==> flow/design.v <==
module ALU#(
  parameter WIDTH = 32
)(
  input [WIDTH - 1:0] a, b,
  input [2:0] m,
  output reg [WIDTH - 1:0] y,
  output reg cf, of, zf
);
  always @(*) begin
    case (m)
      3'b000: y = a + b;
      3'b001: y = a - b;
      3'b010: y = a & b;
      3'b011: y = a | b;
      3'b100: y = a ^ b;
      default: y = 0;
    endcase
  end
  always @(*) begin
    case ({m[0], a[WIDTH - 1], b[WIDTH - 1], y[WIDTH - 1]})
      4'b0111, 4'b0010, 4'b0100, 4'b1111, 4'b1001, 4'b1010: cf = 1;
      default: cf = 0;
    endcase
  end
  always @(*) begin
    case ({m[0], a[WIDTH - 1], b[WIDTH - 1], y[WIDTH - 1]})
      4'b0001, 4'b0110, 4'b1011, 4'b1100: of = 1;
      default: of = 0;
    endcase
  end
  always @(*) begin
    zf = ~(| y[0]);
  end
endmodule
module RegFile#(
  parameter WIDTH = 32
)(
  input clk, rst, we,
  input [4:0] ra0, ra1, wa,
  input [WIDTH - 1:0] wd,
  output reg [WIDTH - 1:0] rd0, rd1
);
  reg [WIDTH - 1:0] regvec[31:0];
  always @(*) begin
    rd0 = (we & (wa == ra0) & (| ra0)) ? wd : regvec[ra0];
    rd1 = (we & (wa == ra1) & (| ra1)) ? wd : regvec[ra1];
  end
  integer i;
  always @(posedge clk) begin
    if (rst) begin
      for (i = 0; i < 32; i = i + 1) begin
        regvec[i] <= 0;
      end
    end else begin
      if (we) begin
        if (wa != 0) begin
          regvec[wa] <= wd;
        end
      end
    end
  end
endmodule
module Ctl(
  input clk, rst,
  input [31:0] ins,
  output f_jmp, f_branch, f_rd, f_rw, f_m2r, f_mw, f_alus, f_aluo, f_choke
);
  wire [5:0] op;
  assign op = ins[31:26];
  wire [4:0] ra0;
  assign ra0 = ins[25:21];
  wire [4:0] ra1;
  assign ra1 = ins[20:16];
  reg [31:0] pre_ins;
  wire [5:0] pre_op;
  assign pre_op = pre_ins[31:26];
  wire [4:0] pre_wa;
  assign pre_wa = pre_ins[20:16];
  assign f_choke = (pre_op == 6'b000100) || (
    (pre_op == 6'b100011) && (| pre_wa) && (
      (
        (op != 6'b000010) && (ra0 == pre_wa)
      ) || (
        ((op == 6'b000000) || (op == 6'b000100) || (op == 6'b101011)) && (ra1 == pre_wa)
      )
    )
  );
  assign f_jmp = f_choke ? 0 : op == 6'b000010;
  always @(posedge clk) begin
    if (rst) begin
      pre_ins <= 0;
    end else begin
      pre_ins <= f_choke ? 0 : ins;
    end
  end
  reg ifid_branch, ifid_rd, ifid_rw, ifid_m2r, ifid_mw, ifid_alus, ifid_aluo;
  always @(posedge clk) begin
    if (f_choke || rst) begin
      ifid_branch <= 0;
      ifid_rw <= 0;
      ifid_m2r <= 0;
      ifid_mw <= 0;
      ifid_alus <= 0;
      ifid_aluo <= 0;
      ifid_rd <= 0;
    end else begin
      ifid_rw <= (op == 6'b000000) || (op == 6'b001000) || (op == 6'b100011);
      ifid_m2r <= op == 6'b100011;
      ifid_mw <= op == 6'b101011;
      ifid_alus <= (op == 6'b001000) || (op == 6'b100011) || (op == 6'b101011);
      ifid_aluo <= op == 6'b000100;
      ifid_branch <= op == 6'b000100;
      ifid_rd <= op == 6'b000000;
    end
  end
  assign f_rd = ifid_rd;
  assign f_branch = ifid_branch;
  reg idex_rw, idex_m2r, idex_mw, idex_alus, idex_aluo;
  always @(posedge clk) begin
    if (rst) begin
      idex_rw <= 0;
      idex_m2r <= 0;
      idex_mw <= 0;
      idex_alus <= 0;
      idex_aluo <= 0;
    end else begin
      idex_rw <= ifid_rw;
      idex_m2r <= ifid_m2r;
      idex_mw <= ifid_mw;
      idex_alus <= ifid_alus;
      idex_aluo <= ifid_aluo;
    end
  end
  assign f_alus = idex_alus;
  assign f_aluo = idex_aluo;
  reg exmem_rw, exmem_m2r, exmem_mw;
  always @(posedge clk) begin
    if (rst) begin
      exmem_rw <= 0;
      exmem_m2r <= 0;
      exmem_mw <= 0;
    end else begin
      exmem_rw <= idex_rw;
      exmem_m2r <= idex_m2r;
      exmem_mw <= idex_mw;
    end
  end
  assign f_mw = exmem_mw;
  reg memwb_rw, memwb_m2r;
  always @(posedge clk) begin
    if (rst) begin
      memwb_m2r <= 0;
      memwb_rw <= 0;
    end else begin
      memwb_m2r <= exmem_m2r;
      memwb_rw <= exmem_rw;
    end
  end
  assign f_m2r = memwb_m2r;
  assign f_rw = memwb_rw;
endmodule
module PipelineCPU(
  input clk, rst,
  output [8:0] imem_addr,
  input [31:0] imem_data,
  output [8:0] dmem_addr,
  output [31:0] dmem_wdata,
  output dmem_we,
  input [31:0] dmem_rdata
);
  wire [8:0] ins_a;
  wire [31:0] ins_spo;
  wire reg_we;
  wire [4:0] ra0, ra1, wa;
  wire [31:0] rd0, rd1, wd;
  RegFile#(.WIDTH(32)) reg_file(
    .clk(clk), .rst(rst), .we(reg_we), .ra0(ra0), .ra1(ra1), .wa(wa), .wd(wd),.rd0(rd0), .rd1(rd1));
  wire [31:0] a, b, y;
  wire [2:0] m;
  wire zf;
  ALU#(.WIDTH(32)) alu(.a(a), .b(b), .m(m), .y(y), .zf(zf));
  wire mem_we;
  wire [8:0] mem_a;
  wire [31:0] mem_d, mem_spo;
  assign imem_addr = ins_a;
  assign ins_spo = imem_data;
  assign dmem_addr = mem_a;
  assign dmem_wdata = mem_d;
  assign dmem_we = mem_we;
  assign mem_spo = dmem_rdata;
  wire [5:0] op;
  wire f_jmp, f_branch, f_rd, f_rw, f_m2r, f_mw, f_alus, f_aluo;
  wire f_choke;
  Ctl ctl(
    .clk(clk), .rst(rst), .ins(ins_spo),
    .f_jmp(f_jmp), .f_branch(f_branch), .f_rd(f_rd), .f_rw(f_rw),
    .f_m2r(f_m2r), .f_mw(f_mw), .f_alus(f_alus), .f_aluo(f_aluo),
    .f_choke(f_choke));
  reg [31:0] pc;
  assign ins_a = pc[10:0] >> 2;
  wire [31:0] npc_ser;
  assign npc_ser = pc + 4;
  wire [31:0] npc_j;
  assign npc_j = {npc_ser[31:28], ins_spo[25:0] << 2};
  assign op = ins_spo[31:26];
  reg [31:0] ifid_ins, ifid_npc_ser;
  reg ifid_valid;
  always @(posedge clk) begin
    if (rst) begin
      ifid_ins <= 0;
      ifid_valid <= 0;
    end else begin
      ifid_ins <= ins_spo;
      ifid_valid <= ~f_choke;
    end
    ifid_npc_ser <= npc_ser;
  end
  assign ra0 = ifid_ins[25:21];
  assign ra1 = ifid_ins[20:16];
  wire [4:0] wa_pre;
  assign wa_pre = f_rd ? ifid_ins[15:11] : ifid_ins[20:16];
  wire [31:0] imm;
  assign imm = {{16{ifid_ins[15]}}, ifid_ins[15:0]};
  wire w_ex2wb;
  assign w_ex2wb = ifid_valid && (((ifid_ins[31:26] == 6'b000000) && (| ifid_ins[15:11]))
    || ((ifid_ins[31:26] == 6'b001000) && (| ifid_ins[20:16])));
  wire w_mem2wb;
  assign w_mem2wb = ifid_valid && (ifid_ins[31:26] == 6'b100011) && (| ifid_ins[20:16]);
  reg [31:0] idex_rd0, idex_rd1, idex_imm, idex_npc_ser;
  reg [31:0] exmem_y;
  reg [4:0] idex_wa, exmem_wa;
  reg idex_w_ex2wb, exmem_w_ex2wb;
  reg idex_w_mem2wb, exmem_w_mem2wb;
  wire [31:0] rd0_bypass, rd1_bypass;
  assign rd0_bypass = (| ra0) ? (
    idex_w_ex2wb && (ra0 == idex_wa) ? y : (
      exmem_w_mem2wb && (ra0 == exmem_wa) ? mem_spo : (
        exmem_w_ex2wb && (ra0 == exmem_wa) ? exmem_y : rd0
      )
    )
  ) : 0;
  assign rd1_bypass = (| ra1) ? (
    idex_w_ex2wb && (ra1 == idex_wa) ? y : (
      exmem_w_mem2wb && (ra1 == exmem_wa) ? mem_spo : (
        exmem_w_ex2wb && (ra1 == exmem_wa) ? exmem_y : rd1
      )
    )
  ) : 0;
  wire [31:0] npc_beq;
  assign npc_beq = ifid_npc_ser + (imm << 2);
  wire beq_zf;
  assign beq_zf = rd0_bypass == rd1_bypass;
  wire [31:0] npc;
  assign npc = rst ? 0 : (
    f_jmp ? npc_j : (
      f_branch & beq_zf ? npc_beq : (
        f_choke ? pc : npc_ser
      )
    )
  );
  always @(posedge clk) begin
    idex_rd0 <= rd0_bypass;
    idex_rd1 <= rd1_bypass;
    idex_imm <= imm;
    idex_npc_ser <= ifid_npc_ser;
    idex_wa <= wa_pre;
    if (rst) begin
      idex_w_ex2wb <= 0;
      idex_w_mem2wb <= 0;
    end else begin
      idex_w_ex2wb <= w_ex2wb;
      idex_w_mem2wb <= w_mem2wb;
    end
  end
  assign a = idex_rd0;
  assign b = f_alus ? idex_imm : idex_rd1;
  assign m = f_aluo;
  always @(posedge clk) begin
    pc <= npc;
  end
  reg [31:0] exmem_mem_d;
  always @(posedge clk) begin
    exmem_y <= y;
    exmem_mem_d <= idex_rd1;
    exmem_wa <= idex_wa;
    if (rst) begin
      exmem_w_ex2wb <= 0;
      exmem_w_mem2wb <= 0;
    end else begin
      exmem_w_ex2wb <= idex_w_ex2wb;
      exmem_w_mem2wb <= idex_w_mem2wb;
    end
  end
  assign mem_a = exmem_y[10:0] >> 2;
  assign mem_d = exmem_mem_d;
  assign mem_we = f_mw;
  reg [31:0] memwb_mem_spo, memwb_y;
  reg [4:0] memwb_wa;
  always @(posedge clk) begin
    memwb_mem_spo <= mem_spo;
    memwb_y <= exmem_y;
    memwb_wa <= exmem_wa;
  end
  assign wa = memwb_wa;
  assign wd = f_m2r ? memwb_mem_spo : memwb_y;
  assign reg_we = f_rw;
endmodule
# Tool chain data of PipelineCPU
# Tool output for the design above before and after an edit, in the order of the flow.
# Lines under "before" count in the file above, lines under "after" in the edited file.
# "change" is "after" less "before", of the values as shown; "rel_change_pct" is that difference over "before", in percent.
# A cell with n/a has no value.
[inputs] top_module="PipelineCPU" clk_port="clk" cell_library="sky130hd" lib_corner="tt_025C_1v80"

# Edit of the RTL
# The edit as a unified diff against the file above.
# The edited RTL no longer does the same as the RTL above: the edit was made by script, with no optimisation intended.
# begin of diff
@@ -304,4 +304,6 @@
   assign wa = memwb_wa;
   assign wd = f_m2r ? memwb_mem_spo : memwb_y;
-  assign reg_we = f_rw;
+  reg reg_we_p1;
+  always @(posedge clk) reg_we_p1 <= f_rw;
+  assign reg_we = reg_we_p1;
 endmodule
# end of diff

# Elaborated design
# Source: Yosys, flattened and elaborated, memories not mapped. Widths are those after wreduce. Print and check cells do not count. Equal cells are merged and count once.
# Yosys's memory passes give these memory sizes; they may raise the number of words (mostly to a power of two), join words into wider ones and drop unused or constant bits.
[classes] item="addsub" before=4 after=4 change=0 rel_change_pct=0.00
[classes] item="eq_ne" before=20 after=20 change=0 rel_change_pct=0.00
[classes] item="mux" before=30 after=30 change=0 rel_change_pct=0.00
[classes] item="n_logic" before=6 after=6 change=0 rel_change_pct=0.00
[classes] item="reduce_and_logical" before=34 after=34 change=0 rel_change_pct=0.00
# Unchanged operator kinds not shown: 24.
[bits] item="regBits" before=372 after=373 change=1 rel_change_pct=0.27
[bits] item="ram_bits" before=1024 after=1024 change=0 rel_change_pct=0.00
[bits] item="memories" before=1 after=1 change=0 rel_change_pct=0.00
[bits] item="inputBits" before=66 after=66 change=0 rel_change_pct=0.00
[bits] item="output_inout_bits" before=51 after=51 change=0 rel_change_pct=0.00

# Longest topological paths
# Yosys ltp: most cells in a row. Word level: on the elaborated netlist, between registers, memories and ports. Mapped: between sequential cells and ports; inverters and the memories' decode and read muxes count.
[depth] item="ltp_word" before=12 after=12 change=0 rel_change_pct=0.00
[depth] item="abc_area" before="0" after="0"
[depth] item="ltp_mapped" before=36 after=36 change=0 rel_change_pct=0.00
[depth] item="depth_no_buf" before=28 after=28 change=0 rel_change_pct=0.00

# Mapped cells and area
# Yosys stat after the flow's synthesis: flattened, memories mapped to cells. It holds for the ABC_AREA given above (unset counts as 0); a run with the other value may have another netlist.
[types] type="sky130_fd_sc_hd__dfxtp_1" before=305 after=306 change=1 rel_change_pct=0.33
# Unchanged cell types not shown: 96.
[mapped] item="cell_count" before=5390 after=5391 change=1 rel_change_pct=0.02
[mapped] item="yosys_area_um2" before=67382.1 after=67402.1 change=20.0 rel_change_pct=0.03
[mapped] item="seqArea_um2" before=36855.3 after=36875.4 change=20.1 rel_change_pct=0.05
[mapped] item="ffs" before=1329 after=1330 change=1 rel_change_pct=0.08
# By module: a second synthesis without flattening, with its own total; a netlist apart from the flattened one above.
[hier_totals] item="cells_unflattened" before=5481 after=5456 change=-25 rel_change_pct=-0.46
[hier_totals] item="hier_area_um2" before=71189.5 after=70551.4 change=-638.1 rel_change_pct=-0.90
# Rows give one instance, submodules left out.
[modules_before] module="RegFile (WIDTH=32)" instances=1 n_cells=3714 area_um2=55256.7 seq_area_um2=30749.5
[modules_before] module="PipelineCPU" instances=1 n_cells=1055 area_um2=10756.6 seq_area_um2=5565.3
[modules_before] module="ALU (WIDTH=32)" instances=1 n_cells=617 area_um2=4157.7 seq_area_um2=0.0
[modules_before] module="Ctl" instances=1 n_cells=95 area_um2=1018.5 seq_area_um2=540.5
[modules_after] module="RegFile (WIDTH=32)" instances=1 n_cells=3688 area_um2=54598.6 seq_area_um2=30749.5
[modules_after] module="PipelineCPU" instances=1 n_cells=1056 area_um2=10776.6 seq_area_um2=5585.4
[modules_after] module="ALU (WIDTH=32)" instances=1 n_cells=617 area_um2=4157.7 seq_area_um2=0.0
[modules_after] module="Ctl" instances=1 n_cells=95 area_um2=1018.5 seq_area_um2=540.5

# Timing after synthesis
# Source: OpenSTA report_checks on the synthesized netlist (no wires, ideal clock, input and output delay 20% of the period each), path of least setup slack; recovery checks are left aside. Register names are those of the netlist, which keeps one name where synthesis merged equal registers.
[synth_path] item="path_kind" before="register -> register" after="register -> register"
[synth_path] item="start" before="register ctl.idex_alus" after="register ctl.idex_alus"
[synth_path] item="end" before="register pc[3]" after="register pc[3]"
[synth_path] item="period_ps" before=6500 after=6500 change=0 rel_change_pct=0.00
[synth_path] item="setup_time_ps" before=100 after=100 change=0
[synth_path] item="launch_ps" before=0 after=0 change=0
[synth_path] item="arrival_time_ps" before=7203 after=7203 change=0 rel_change_pct=0.00
[synth_path] item="slack_ps" before=-803 after=-803 change=0
[synth_path] item="delay_ps" before=7303 after=7303 change=0 rel_change_pct=0.00
[synth_path] item="driving_pins" before=35 after=35 change=0 rel_change_pct=0.00
[synth_path] item="path_buffers" before=7 after=7 change=0 rel_change_pct=0.00
[synth_path] item="period_less_setup_slack_ps" before=7303 after=7303 change=0 rel_change_pct=0.00
# "delay_ps" = arrival - input delay + setup time.
# "driving_pins" counts driving pins, that of a launching flip-flop among them; a cell with two outputs on the path counts twice.
# "period_less_setup_slack_ps" is the clock period less the worst setup slack; recovery checks do not enter. This is arithmetic on one report: input and output delays are still those of the set period (20% each).
# The rows between start and end are the longest chain of elaborated cells between them; the timing report does not say that the signal goes this way. Where chains are equally long, one stands for them.
# Each line given opens the expression or statement behind the cell; cells for indexed reads and writes are added by Yosys, which also makes memories of some case tables.
[synth_between_before] cell_sequence="sky130_fd_sc_hd__dfxtp_1 > sky130_fd_sc_hd__clkbuf_1 > sky130_fd_sc_hd__clkbuf_1 > sky130_fd_sc_hd__clkbuf_1 > sky130_fd_sc_hd__buf_1 > sky130_fd_sc_hd__buf_1 > sky130_fd_sc_hd__clkbuf_1 > sky130_fd_sc_hd__mux2i_1 > sky130_fd_sc_hd__ha_1 > sky130_fd_sc_hd__o21a_1 > sky130_fd_sc_hd__o21ai_0 > sky130_fd_sc_hd__nor2_1 > sky130_fd_sc_hd__and3_1 > sky130_fd_sc_hd__and3_1 > sky130_fd_sc_hd__and2_1 > sky130_fd_sc_hd__nand3_1 > sky130_fd_sc_hd__nand2b_1 > sky130_fd_sc_hd__mux2i_1 > sky130_fd_sc_hd__nand2_1 > sky130_fd_sc_hd__o21ai_0 > sky130_fd_sc_hd__ha_1 > sky130_fd_sc_hd__clkbuf_1 > sky130_fd_sc_hd__o21a_1 > sky130_fd_sc_hd__a21oi_1 > sky130_fd_sc_hd__nor2_1 > sky130_fd_sc_hd__o41ai_1 > sky130_fd_sc_hd__o21ai_0 > sky130_fd_sc_hd__xnor2_1 > sky130_fd_sc_hd__a221oi_1 > sky130_fd_sc_hd__xor2_1 > sky130_fd_sc_hd__a2111oi_4 > sky130_fd_sc_hd__nand3_1 > sky130_fd_sc_hd__nor4b_4 > sky130_fd_sc_hd__o22ai_1 > sky130_fd_sc_hd__a2111oi_4" elab_chain_cells=9 cone_cells=13 lines_between=11 classes_between="2 x add/sub; 2 x eq/ne; 8 x mux; 1 x logic"
[synth_rtl_before] item="start: declaration" line=118 rtl="reg idex_rw, idex_m2r, idex_mw, idex_alus, idex_aluo;"
[synth_rtl_before] item="start: assignment" line=124 rtl="idex_alus <= 0;"
[synth_rtl_before] item="start: assignment" line=130 rtl="idex_alus <= ifid_alus;"
[synth_rtl_before] item="32-bit two-way mux" line=276 rtl="assign b = f_alus ? idex_imm : idex_rd1;"
[synth_rtl_before] item="32-bit subtractor" line=12 rtl="3'b001: y = a - b;"
[synth_rtl_before] item="32-bit case mux with 2-bit select" line=10 rtl="case (m)"
[synth_rtl_before] item="32-bit two-way mux" line=243 rtl="idex_w_ex2wb && (ra1 == idex_wa) ? y : ("
[synth_rtl_before] item="32-bit two-way mux" line=242 rtl="assign rd1_bypass = (| ra1) ? ("
[synth_rtl_before] item="32-bit equality test" line=252 rtl="assign beq_zf = rd0_bypass == rd1_bypass;"
[synth_rtl_before] item="1-bit AND" line=256 rtl="f_branch & beq_zf ? npc_beq : ("
[synth_rtl_before] item="32-bit two-way mux" line=256
[synth_rtl_before] item="32-bit two-way mux" line=255 rtl="f_jmp ? npc_j : ("
[synth_rtl_before] item="end: assignment" line=279 rtl="pc <= npc;"
[synth_rtl_before] item="end: declaration" line=199 rtl="reg [31:0] pc;"
[synth_between_after] cell_sequence="sky130_fd_sc_hd__dfxtp_1 > sky130_fd_sc_hd__clkbuf_1 > sky130_fd_sc_hd__clkbuf_1 > sky130_fd_sc_hd__clkbuf_1 > sky130_fd_sc_hd__buf_1 > sky130_fd_sc_hd__buf_1 > sky130_fd_sc_hd__clkbuf_1 > sky130_fd_sc_hd__mux2i_1 > sky130_fd_sc_hd__ha_1 > sky130_fd_sc_hd__o21a_1 > sky130_fd_sc_hd__o21ai_0 > sky130_fd_sc_hd__nor2_1 > sky130_fd_sc_hd__and3_1 > sky130_fd_sc_hd__and3_1 > sky130_fd_sc_hd__and2_1 > sky130_fd_sc_hd__nand3_1 > sky130_fd_sc_hd__nand2b_1 > sky130_fd_sc_hd__mux2i_1 > sky130_fd_sc_hd__nand2_1 > sky130_fd_sc_hd__o21ai_0 > sky130_fd_sc_hd__ha_1 > sky130_fd_sc_hd__clkbuf_1 > sky130_fd_sc_hd__o21a_1 > sky130_fd_sc_hd__a21oi_1 > sky130_fd_sc_hd__nor2_1 > sky130_fd_sc_hd__o41ai_1 > sky130_fd_sc_hd__o21ai_0 > sky130_fd_sc_hd__xnor2_1 > sky130_fd_sc_hd__a221oi_1 > sky130_fd_sc_hd__xor2_1 > sky130_fd_sc_hd__a2111oi_4 > sky130_fd_sc_hd__nand3_1 > sky130_fd_sc_hd__nor4b_4 > sky130_fd_sc_hd__o22ai_1 > sky130_fd_sc_hd__a2111oi_4" elab_chain_cells=9 cone_cells=13 lines_between=11 classes_between="2 x add/sub; 2 x eq/ne; 8 x mux; 1 x logic"
[synth_rtl_after] item="start: declaration" line=118 rtl="reg idex_rw, idex_m2r, idex_mw, idex_alus, idex_aluo;"
[synth_rtl_after] item="start: assignment" line=124 rtl="idex_alus <= 0;"
[synth_rtl_after] item="start: assignment" line=130 rtl="idex_alus <= ifid_alus;"
[synth_rtl_after] item="32-bit two-way mux" line=276 rtl="assign b = f_alus ? idex_imm : idex_rd1;"
[synth_rtl_after] item="32-bit subtractor" line=12 rtl="3'b001: y = a - b;"
[synth_rtl_after] item="32-bit case mux with 2-bit select" line=10 rtl="case (m)"
[synth_rtl_after] item="32-bit two-way mux" line=243 rtl="idex_w_ex2wb && (ra1 == idex_wa) ? y : ("
[synth_rtl_after] item="32-bit two-way mux" line=242 rtl="assign rd1_bypass = (| ra1) ? ("
[synth_rtl_after] item="32-bit equality test" line=252 rtl="assign beq_zf = rd0_bypass == rd1_bypass;"
[synth_rtl_after] item="1-bit AND" line=256 rtl="f_branch & beq_zf ? npc_beq : ("
[synth_rtl_after] item="32-bit two-way mux" line=256
[synth_rtl_after] item="32-bit two-way mux" line=255 rtl="f_jmp ? npc_j : ("
[synth_rtl_after] item="end: assignment" line=279 rtl="pc <= npc;"
[synth_rtl_after] item="end: declaration" line=199 rtl="reg [31:0] pc;"

# Timing after layout
# From the final timing report of the runs of pair A: the path of least setup slack in the routed layout; clock arrival at registers is part of the times.
# The path's times are printed in steps of 10 ps; the period is the one set.
[layout_path] item="path_kind" before="register -> register" after="register -> register"
[layout_path] item="start" before="register ifid_ins[17]" after="register ifid_ins[18]"
[layout_path] item="end" before="register pc[7]" after="register pc[6]"
[layout_path] item="period_ps" before=6500 after=6500 change=0 rel_change_pct=0.00
[layout_path] item="setup_time_ps" before=110 after=110 change=0
[layout_path] item="launch_ps" before=790 after=800 change=10 rel_change_pct=1.27
[layout_path] item="arrival_time_ps" before=6630 after=6740 change=110 rel_change_pct=1.66
[layout_path] item="slack_ps" before=560 after=450 change=-110
[layout_path] item="driving_pins" before=18 after=19 change=1 rel_change_pct=5.56
[layout_path] item="path_buffers" before=4 after=4 change=0 rel_change_pct=0.00
# The rows between start and end are the longest chain of elaborated cells between them; the timing report does not say that the signal goes this way. Where chains are equally long, one stands for them.
[layout_between_before] cell_sequence="sky130_fd_sc_hd__dfxtp_4 > sky130_fd_sc_hd__buf_12 > sky130_fd_sc_hd__nand3b_1 > sky130_fd_sc_hd__buf_4 > sky130_fd_sc_hd__o22ai_1 > sky130_fd_sc_hd__nor4_1 > sky130_fd_sc_hd__nor3_1 > sky130_fd_sc_hd__o22ai_1 > sky130_fd_sc_hd__xor2_1 > sky130_fd_sc_hd__a2111oi_4 > sky130_fd_sc_hd__nand4_1 > sky130_fd_sc_hd__nor4_4 > sky130_fd_sc_hd__nand3_2 > sky130_fd_sc_hd__nor4b_4 > sky130_fd_sc_hd__buf_12 > sky130_fd_sc_hd__buf_12 > sky130_fd_sc_hd__a2111oi_4 > sky130_fd_sc_hd__a221o_1" elab_chain_cells=12 cone_cells=19 classes_between="5 x eq/ne; 7 x mux; 3 x logic; 4 x reduce/logical"
[layout_rtl_before] item="start: declaration" line=206 rtl="reg [31:0] ifid_ins, ifid_npc_ser;"
[layout_rtl_before] item="start: assignment" line=210 rtl="ifid_ins <= 0;"
[layout_rtl_before] item="start: assignment" line=213 rtl="ifid_ins <= ins_spo;"
[layout_rtl_before] item="5-bit equality test" line=46 rtl="rd1 = (we & (wa == ra1) & (| ra1)) ? wd : regvec[ra1];"
[layout_rtl_before] item="1-bit AND (2 in a row)" line=46
[layout_rtl_before] item="32-bit two-way mux" line=46
[layout_rtl_before] item="32-bit two-way mux" line=245 rtl="exmem_w_ex2wb && (ra1 == exmem_wa) ? exmem_y : rd1"
[layout_rtl_before] item="32-bit two-way mux" line=244 rtl="exmem_w_mem2wb && (ra1 == exmem_wa) ? mem_spo : ("
[layout_rtl_before] item="32-bit two-way mux" line=243 rtl="idex_w_ex2wb && (ra1 == idex_wa) ? y : ("
[layout_rtl_before] item="32-bit two-way mux" line=242 rtl="assign rd1_bypass = (| ra1) ? ("
[layout_rtl_before] item="32-bit equality test" line=252 rtl="assign beq_zf = rd0_bypass == rd1_bypass;"
[layout_rtl_before] item="1-bit AND" line=256 rtl="f_branch & beq_zf ? npc_beq : ("
[layout_rtl_before] item="32-bit two-way mux" line=256
[layout_rtl_before] item="32-bit two-way mux" line=255 rtl="f_jmp ? npc_j : ("
[layout_rtl_before] item="end: assignment" line=279 rtl="pc <= npc;"
[layout_rtl_before] item="end: declaration" line=199 rtl="reg [31:0] pc;"
[layout_between_after] cell_sequence="sky130_fd_sc_hd__dfxtp_4 > sky130_fd_sc_hd__clkinv_1 > sky130_fd_sc_hd__nor2_1 > sky130_fd_sc_hd__a22o_1 > sky130_fd_sc_hd__a211oi_1 > sky130_fd_sc_hd__a31oi_1 > sky130_fd_sc_hd__nor3_1 > sky130_fd_sc_hd__buf_4 > sky130_fd_sc_hd__a2111oi_1 > sky130_fd_sc_hd__buf_4 > sky130_fd_sc_hd__a21o_1 > sky130_fd_sc_hd__xor2_1 > sky130_fd_sc_hd__a311oi_2 > sky130_fd_sc_hd__nand3_1 > sky130_fd_sc_hd__nor4b_4 > sky130_fd_sc_hd__buf_12 > sky130_fd_sc_hd__buf_12 > sky130_fd_sc_hd__a2111oi_2 > sky130_fd_sc_hd__a221o_1" elab_chain_cells=12 cone_cells=19 classes_between="5 x eq/ne; 7 x mux; 3 x logic; 4 x reduce/logical"
[layout_rtl_after] item="start: declaration" line=206 rtl="reg [31:0] ifid_ins, ifid_npc_ser;"
[layout_rtl_after] item="start: assignment" line=210 rtl="ifid_ins <= 0;"
[layout_rtl_after] item="start: assignment" line=213 rtl="ifid_ins <= ins_spo;"
[layout_rtl_after] item="5-bit equality test" line=46 rtl="rd1 = (we & (wa == ra1) & (| ra1)) ? wd : regvec[ra1];"
[layout_rtl_after] item="1-bit AND (2 in a row)" line=46
[layout_rtl_after] item="32-bit two-way mux" line=46
[layout_rtl_after] item="32-bit two-way mux" line=245 rtl="exmem_w_ex2wb && (ra1 == exmem_wa) ? exmem_y : rd1"
[layout_rtl_after] item="32-bit two-way mux" line=244 rtl="exmem_w_mem2wb && (ra1 == exmem_wa) ? mem_spo : ("
[layout_rtl_after] item="32-bit two-way mux" line=243 rtl="idex_w_ex2wb && (ra1 == idex_wa) ? y : ("
[layout_rtl_after] item="32-bit two-way mux" line=242 rtl="assign rd1_bypass = (| ra1) ? ("
[layout_rtl_after] item="32-bit equality test" line=252 rtl="assign beq_zf = rd0_bypass == rd1_bypass;"
[layout_rtl_after] item="1-bit AND" line=256 rtl="f_branch & beq_zf ? npc_beq : ("
[layout_rtl_after] item="32-bit two-way mux" line=256
[layout_rtl_after] item="32-bit two-way mux" line=255 rtl="f_jmp ? npc_j : ("
[layout_rtl_after] item="end: assignment" line=279 rtl="pc <= npc;"
[layout_rtl_after] item="end: declaration" line=199 rtl="reg [31:0] pc;"

# Measured runs
# Runs of the flow (Yosys, OpenROAD) on both versions; the two runs of a pair have the same settings. The constraints put input and output delay at 20% of the set period each and load the outputs with 0.01 pF.
[flow_settings_pair_A] CORE_UTILIZATION=40 SETUP_SLACK_MARGIN=0.4 period_ns=6.5 CAP_MARGIN=20 CORE_MARGIN=2 SLEW_MARGIN=20
[results_pair_A] item="ys_area_um2" before=67382.1 after=67402.1 change=20.0 rel_change_pct=0.03
[results_pair_A] item="dieArea_um2" before=171756.0 after=171806.0 change=50.0 rel_change_pct=0.03
[results_pair_A] item="finalUtil_pct" before=46.2 after=46.2 change=0.0
[results_pair_A] item="setup_worst_slack_ps" before=556 after=450 change=-106
[results_pair_A] item="tns_setup_ps" before=0 after=0 change=0
[results_pair_A] item="hold_worst_slack_ps" before=323 after=324 change=1
[results_pair_A] item="design_power_uw" before=23404 after=23442 change=38 rel_change_pct=0.16
# By "design_power_uw" is meant OpenSTA's value without simulated activity: inputs other than the clock are taken to toggle once in ten clock periods, and the tool carries that through the logic.
